==> flow/design.v <==
`timescale 1ns / 1ps
module apb_master #(parameter DATA_WIDTH = 32, parameter ADDR_WIDTH = 32) (
		output 					PSEL,
		output 					PENABLE,
		output  [ADDR_WIDTH-1:0] PADDR,
		output  [DATA_WIDTH-1:0]	PWRDATA,
		output  					PWRITE,
		output  [DATA_WIDTH-1:0]	PRDATA_o,
		input  [DATA_WIDTH-1:0]	PRDATA,
		input  [DATA_WIDTH-1:0] data_i,
		input  [ADDR_WIDTH-1:0]	addr_i,
		input 					PCLK,
		input 					PRESETn,
		input 					PREADY,
		input 					evnt_trig_i,
		input 					pwrite_i
);
parameter IDLE = 2'd0;
parameter SETUP = 2'd1;
parameter ACCESS = 2'd2;
reg [1:0]	state, next_state;
always@(posedge PCLK) begin
	if(!PRESETn)
		state <= IDLE ;
	else
		state <= next_state ;
end
always@(*) begin
	case(state)
		IDLE : begin
			if (evnt_trig_i)
				next_state <= SETUP ;
			else 
				next_state <= IDLE;
		end
		SETUP : next_state <= ACCESS;
		ACCESS : begin
			if(PREADY)
				next_state <= IDLE ;
			else 
				next_state <= ACCESS ;
		end
		default : next_state <= IDLE ;
	endcase
end
assign PSEL = PRESETn ? (state != IDLE) : 1'b0;
assign PENABLE = (state == ACCESS) ;
assign PWRITE = pwrite_i;
assign PWRDATA = data_i;
assign PADDR = addr_i;
assign PRDATA_o = PRDATA;
endmodule
`timescale 1ns / 1ps
module APB_slave #( parameter DATA_WIDTH = 32, parameter ADDR_WIDTH = 32)(
    output  reg [DATA_WIDTH-1:0] PRDATA,
    output                       PREADY_o,
    input                    PREADY,
    input   [DATA_WIDTH-1:0] PWRDATA, 
    input   [ADDR_WIDTH-1:0] PADDR,
    input                    PCLK,
    input                    PRESETn,
    input                    PWRITE,
    input                    PENABLE,
    input                    PSEL
    );
    parameter  IDLE   = 2'd0, SETUP = 2'd1, ACCESS =2'd2;
    reg [DATA_WIDTH-1:0]    APB_MEM [ADDR_WIDTH-1:0];
    reg [1:0] prsnt_state , next_state ;
    always@(posedge PCLK , negedge PRESETn) begin   
        if(!PRESETn)
            prsnt_state <= IDLE ;
        else 
            prsnt_state <= next_state ;
    end
   always@(* ) begin
        next_state <= prsnt_state;
        case (prsnt_state)
            IDLE : begin
                if(PSEL )
                    next_state <= SETUP;        
                else 
                    next_state <= IDLE;
            end
            SETUP : begin
                if(PENABLE)
                    next_state <= ACCESS;
                else 
                    next_state <= IDLE;
            end
            ACCESS : begin
                if(PREADY) begin
                    if(!PSEL) 
                        next_state <= IDLE ;
                    else
                        next_state <= SETUP ;
                end
                else 
                    next_state <= ACCESS;
            end
            default : next_state <= IDLE;
        endcase
   end
   always@(*) begin
         if(!PRESETn)
            PRDATA = 32'd0;
         else begin
            if((next_state == ACCESS) && !PWRITE && (PADDR < ADDR_WIDTH))
                PRDATA = APB_MEM[PADDR];
            else 
                PRDATA = 32'd0;    
         end
   end
   always@(posedge PCLK) begin
         if((next_state == ACCESS) && PWRITE && (PADDR < ADDR_WIDTH))
            APB_MEM[PADDR] <= PWRDATA ;
   end
   assign PREADY_o = PREADY ;
endmodule
`timescale 1ns / 1ps
module apb_top #(parameter DATA_WIDTH = 32 , parameter ADDR_WIDTH = 32) (
		output [DATA_WIDTH-1:0]	PRDATA_o,
		input 					PCLK_i,
		input 					PRESETn_i,
		input [DATA_WIDTH-1:0]	PWRDATA_i,
		input [ADDR_WIDTH-1:0]	PADDR_i,
		input 					PWRITE_i,
		input 					PREADY_i,
		input 					EVENT_i
);
	wire [DATA_WIDTH-1:0]	p_rd_intr, pwrdata_intr, paddr_intr;
	wire 					p_ready_intr, psel_intr, pena_intr, pwrite_intr;				
	apb_master  #(.DATA_WIDTH(DATA_WIDTH), .ADDR_WIDTH(ADDR_WIDTH))  master_inst(
		.PCLK(PCLK_i),
		.PRESETn(PRESETn_i),
		.evnt_trig_i(EVENT_i),
		.data_i(PWRDATA_i),
		.addr_i(PADDR_i),
		.pwrite_i(PWRITE_i),
		.PRDATA(p_rd_intr),
		.PREADY(p_ready_intr),
		.PSEL(psel_intr),
		.PENABLE(pena_intr),
		.PADDR(paddr_intr),
		.PWRDATA(pwrdata_intr),
		.PWRITE(pwrite_intr),
		.PRDATA_o(PRDATA_o)
	);
	APB_slave #(.DATA_WIDTH(DATA_WIDTH), .ADDR_WIDTH(ADDR_WIDTH)) slave_inst(
		.PREADY(PREADY_i),
		.PWRDATA(pwrdata_intr), 
		.PADDR(paddr_intr),
		.PCLK(PCLK_i),
		.PRESETn(PRESETn_i),
		.PWRITE(pwrite_intr),
		.PENABLE(pena_intr),
		.PSEL(psel_intr),
		.PRDATA(p_rd_intr),
		.PREADY_o(p_ready_intr)
	);
endmodule
==> Step by step through the tools: apb_top <==
What the tools print for apb_top, step after step.
Lines are those of the file above, counted from 1.
Operators: Yosys type, input widths -> output width; for muxes data width and select width s.
Library cell names are shortened.
{ "setup": {"top": "apb_top", "clock": "PCLK_i", "lib": "sky130hd", "pvt_corner": "tt_025C_1v80"} }

==> Elaborated design <==
Counts by Yosys on the flattened word-level netlist (proc, flatten, opt, wreduce; memories kept). Register bits leave out memories and registers merged into their read ports (data or address); mux counts leave out enables and synchronous resets folded into registers. Print and check cells are left out. Cells with the same type and inputs are merged into one.
Yosys's memory passes give these memory sizes; they may raise the number of words (mostly to a power of two), join words into wider ones and drop unused or constant bits.
{ "word_totals": {"ram_bits": 1024, "memories": 1, "out_inout_bits": 32, "rom_bits": 0, "clocked_rd_ports_x_width": 0, "latchBits": 0, "ff_bits": 4} }
{ "memory_table": {"columns": ["memory", "words", "width", "rd", "write_ports", "line", "text"], "rows": [
  ["slave_inst.APB_MEM", 32, 32, 1, 1, 67, "reg [DATA_WIDTH-1:0]    APB_MEM [ADDR_WIDTH-1:0];"]
]} }
{ "classes": {"n_reduce_logical": 8, "n_mul": 0, "shifts": 0, "n_div": 0, "logic": 0, "equal": 5, "n_mux": 13, "add_sub_neg": 0, "n_cmp": 1} }
{ "op_table": {"columns": ["operator", "count"], "rows": [
  ["$mux 32", 3],
  ["$lt 32x6->1 const B", 1],
  ["$pmux 2 s3", 2],
  ["$eq 2x2->1 const B", 3],
  ["$mux 2", 3],
  ["$mux 5", 1],
  ["$logic_and 1x1->1", 4],
  ["$eq 2x1->1 const B", 2],
  ["$logic_not 2->1", 2],
  ["$mux 1", 4],
  ["$reduce_bool 2->1", 1],
  ["$logic_not 1->1", 1]
]} }

==> Logic depth <==
Depth = most cells in a row (Yosys ltp): at word level without a register or memory, in the mapped netlist without a sequential cell, where the memories' decode and read muxes count.
{ "depth": {"depth_word": 10, "abc_area": 0, "depth_mapped": 9} }

==> Mapped cells and area <==
The flow's flattened synthesis, as Yosys stat reports it; memories are mapped. The netlist is that of the ABC_AREA named above (0 if unset); the other value can give another one.
Totals and module areas in this step are rounded.
{ "mapped": {"yosys_area_um2": 40000, "ffs": 1029, "cells": 2010} }
{ "types": {"columns": ["cell", "count", "type_area_um2"], "rows": [
  ["edfxtp_1", 1024, 3.07E+04],
  ["mux2i_1", 374, 3743.59],
  ["mux4_2", 67, 1.51E+03],
  ["a22oi_1", 75, 563.04],
  ["a221oi_1", 56, 490.47],
  ["a22o_1", 56, 490.47],
  ["nor4b_2", 30, 450.432],
  ["buf_2", 67, 335.322],
  ["nor4_1", 39, 243.984],
  ["clkbuf_1", 43, 161.405],
  ["nand3_1", 31, 155.149],
  ["o21ai_0", 29, 145.139],
  ["nor2_1", 37, 138.883],
  ["dfrtp_1", 2, 50.048],
  ["o22ai_1", 8, 50.048],
  ["mux2_2", 4, 45.043],
  ["dfxtp_1", 2, 40.038],
  ["nor4bb_1", 4, 40.038]
]} }
Not listed: further types 26, cells in them 62.
The figures by module come from a second, unflattened synthesis with its own total; it is not the netlist above.
{ "unflattened": {"hier_cells": 1974, "hier_area_um2": 40000} }
Each row is one instance without its submodules.
{ "modules": {"columns": ["module", "area_um2", "n_inst", "n_cells"], "rows": [
  ["APB_slave", 39000, 1, 1868],
  ["apb_master", 810, 1, 106],
  ["apb_top", 0.0, 1, 0]
]} }

==> Timing after synthesis <==
Source: OpenSTA report_checks on the synthesized netlist (no wires, ideal clock, input and output delay 20% of the period each), path of least setup slack; recovery checks are left aside. Register names are those of the netlist, which keeps one name where synthesis merged equal registers.
{ "synth_timing": {"path_kind": "input -> register", "start": "input port PADDR_i[17]", "end": "memory slave_inst.APB_MEM[15][0]", "driving_pins": 6, "required_ns": 5.498, "launch_ns": 1.200, "t_arrival_ns": 5.499, "path_slack_ns": -0.001, "delay_ns": 4.801, "in_delay_ns": 1.200, "clock_period_ns": 6.0, "period_less_setup_slack_ns": 6.001} }
"delay_ns" = arrival - input delay + setup time.
"driving_pins" counts driving pins, that of a launching flip-flop among them; a cell with two outputs on the path counts twice.
"period_less_setup_slack_ns" is the clock period less the worst setup slack; recovery checks do not enter. This is arithmetic on one report: input and output delays are still those of the set period (20% each).
Between the ends stands the longest chain of elaborated cells between them, by number of cells; it is not shown to be the way that was timed. Of several equally long chains one is given.
A line is the first line of the expression or statement that the cell stems from. Yosys adds cells for indexed reads and writes and turns some case tables into memories.
Only ways into the end's enable, where the timed path ends, are counted here.
{ "synth_via": {"cell_sequence": "nor4_1 nand2_1 or4_1 buf_2 clkbuf_1 nor4_1", "elab_chain_len": 3, "cone_cells": 4, "classes_between": "1 x compare; 2 x mux; 1 x reduce/logical"} }
{ "synth_lines": {"columns": ["item", "line", "text"], "rows": [
  ["from (decl)", 125, "input [ADDR_WIDTH-1:0] PADDR_i,"],
  ["$lt 32x6->1", 114, "if((next_state == ACCESS) && PWRITE && (PADDR < ADDR_WIDTH))"],
  ["$logic_and 1x1->1", 114, null],
  ["$mux 5", 114, null],
  ["to (decl)", 67, "reg [DATA_WIDTH-1:0]    APB_MEM [ADDR_WIDTH-1:0];"]
]} }

==> Path in the finished layout <==
Path of least setup slack in the final report of run 1 (OpenROAD, finished layout, wires in). Where an end is a register, its clock arrival counts in the times.
{ "layout_timing": {"path_kind": "input -> output", "start": "input port PADDR_i[2]", "end": "output port PRDATA_o[12]", "t_arrival_ns": 4.22, "driving_pins": 9, "required_ns": 4.48, "launch_ns": 1.12, "path_slack_ns": 0.26, "output_delay_ns": 1.12, "in_delay_ns": 1.12, "clock_period_ns": 5.6} }
Between the ends stands the longest chain of elaborated cells between them, by number of cells; it is not shown to be the way that was timed. Of several equally long chains one is given.
{ "layout_via": {"cell_sequence": "clkdlybuf4s50_1 buf_12 and4b_2 buf_4 a221oi_1 nand3_1 nor4b_2 buf_4 clkdlybuf4s50_1", "elab_chain_len": 4, "cone_cells": 5, "classes_between": "1 x compare; 2 x mux; 1 x reduce/logical; 1 x memory"} }
{ "layout_lines": {"columns": ["item", "line", "text"], "rows": [
  ["from (decl)", 125, "input [ADDR_WIDTH-1:0] PADDR_i,"],
  ["$lt 32x6->1", 107, "if((next_state == ACCESS) && !PWRITE && (PADDR < ADDR_WIDTH))"],
  ["$logic_and 1x1->1", 107, null],
  ["$mux 32", 107, null],
  ["$mux 32", 104, "if(!PRESETn)"],
  ["to (decl)", 121, "output [DATA_WIDTH-1:0] PRDATA_o,"]
]} }

Subject: apb_top on sky130hd, stored results

Hello all,

apb_top through Yosys and OpenROAD on sky130hd: 6 stored runs, unordered, with their settings and measured results. The constraints put input and output delay at 20% of the set period each and load the outputs with 0.01 pF.
"achievedPeriod_ns": clock period set for the run, less the worst setup slack. It is reckoned from that one timing run; input and output delays stay at 20% of the period that was set.
"worstPathTime_ns": the worst setup path's part of the clock period (all of it between registers, 20% less for each end at a port) less its slack. A launch clock that arrives late makes it longer, a capture clock that arrives late makes it shorter.
"final_power_mw" rests on the timing tool's default activity at the inputs, not on a simulated workload.
Measured values are rounded.
[
  {
    "run": "run 1",
    "settings": { "CORE_UTILIZATION": 40, "period_ns": 5.6, "CAP_MARGIN": 20, "CORE_MARGIN": 2, "SLEW_MARGIN": 20 },
    "results": { "final_setup_ws_ns": 0.26, "layout_utilization_frac": 0.47, "layout_stdcell_area_um2": 47000, "achievedPeriod_ns": 5.342, "holdWs_ns": 0.53, "fin_tns_ns": 0.000, "final_power_mw": 16, "synthesis_area_um2": 40000, "die_um2": 100000, "worstPathTime_ns": 3.10, "worst_path_kind": "input -> output" }
  },
  {
    "run": "run 2",
    "settings": { "ABC_AREA": 1, "CELL_PAD_IN_SITES_DETAIL_PLACEMENT": 1, "CELL_PAD_IN_SITES_GLOBAL_PLACEMENT": 3, "CORE_ASPECT_RATIO": 1.43, "CORE_MARGIN": 6, "CORE_UTILIZATION": 50, "CTS_CLUSTER_SIZE": 20, "GPL_ROUTABILITY_DRIVEN": 1, "GPL_TIMING_DRIVEN": 0, "HOLD_SLACK_MARGIN": -0.05, "MIN_ROUTING_LAYER": "met2", "PLACE_DENSITY_LB_ADDON": 0.3, "SLEW_MARGIN": 30, "TNS_END_PERCENT": 100, "period_ns": 4.83, "CAP_MARGIN": 20 },
    "outcome": "no final report: placement broke off with FLW-0024"
  },
  {
    "run": "run 3",
    "settings": { "CELL_PAD_IN_SITES_GLOBAL_PLACEMENT": 2, "CORE_ASPECT_RATIO": 1.43, "CORE_MARGIN": 6, "CORE_UTILIZATION": 50, "CTS_CLUSTER_SIZE": 89, "GPL_ROUTABILITY_DRIVEN": 1, "MIN_ROUTING_LAYER": "met1", "PLACE_DENSITY_LB_ADDON": 0.27, "SLEW_MARGIN": 30, "TNS_END_PERCENT": 5, "period_ns": 4.83, "CAP_MARGIN": 20 },
    "results": { "final_setup_ws_ns": -0.025, "layout_utilization_frac": 0.6, "layout_stdcell_area_um2": 47000, "achievedPeriod_ns": 4.855, "holdWs_ns": 0.54, "fin_tns_ns": -0.025, "final_power_mw": 18, "synthesis_area_um2": 40000, "die_um2": 87000, "worstPathTime_ns": 2.92, "worst_path_kind": "input -> output" }
  },
  {
    "run": "run 4",
    "settings": { "ABC_AREA": 1, "CELL_PAD_IN_SITES_DETAIL_PLACEMENT": 0, "CELL_PAD_IN_SITES_GLOBAL_PLACEMENT": 3, "CORE_ASPECT_RATIO": 0.75, "CORE_MARGIN": 2, "CORE_UTILIZATION": 40, "CTS_CLUSTER_DIAMETER": 127, "CTS_CLUSTER_SIZE": 81, "GPL_ROUTABILITY_DRIVEN": 0, "GPL_TIMING_DRIVEN": 0, "HOLD_SLACK_MARGIN": 0.06, "PLACE_DENSITY": 0.91, "SETUP_SLACK_MARGIN": 0.63, "TNS_END_PERCENT": 30, "period_ns": 6.0, "CAP_MARGIN": 20, "SLEW_MARGIN": 20 },
    "results": { "final_setup_ws_ns": 0.67, "layout_utilization_frac": 0.46, "layout_stdcell_area_um2": 50000, "achievedPeriod_ns": 5.326, "holdWs_ns": 0.46, "fin_tns_ns": 0.000, "final_power_mw": 12, "synthesis_area_um2": 45000, "die_um2": 110000, "worstPathTime_ns": 2.93, "worst_path_kind": "input -> output" }
  },
  {
    "run": "run 5",
    "settings": { "CAP_MARGIN": 5, "CORE_ASPECT_RATIO": 0.6, "CORE_UTILIZATION": 34, "CTS_CLUSTER_DIAMETER": 70, "GPL_TIMING_DRIVEN": 0, "MIN_ROUTING_LAYER": "met1", "PLACE_DENSITY": 0.77, "SLEW_MARGIN": 10, "period_ns": 7.46, "CORE_MARGIN": 2 },
    "results": { "final_setup_ws_ns": 0.37, "layout_utilization_frac": 0.41, "layout_stdcell_area_um2": 47000, "achievedPeriod_ns": 7.087, "holdWs_ns": 0.55, "fin_tns_ns": 0.000, "final_power_mw": 12, "synthesis_area_um2": 40000, "die_um2": 120000, "worstPathTime_ns": 4.10, "worst_path_kind": "input -> output" }
  },
  {
    "run": "run 6",
    "settings": { "CORE_UTILIZATION": 40, "period_ns": 5.46, "CAP_MARGIN": 20, "CORE_MARGIN": 2, "SLEW_MARGIN": 20 },
    "results": { "final_setup_ws_ns": 0.14, "layout_utilization_frac": 0.47, "layout_stdcell_area_um2": 47000, "achievedPeriod_ns": 5.321, "holdWs_ns": 0.54, "fin_tns_ns": 0.000, "final_power_mw": 16, "synthesis_area_um2": 40000, "die_um2": 100000, "worstPathTime_ns": 3.14, "worst_path_kind": "input -> output" }
  }
]

Thanks
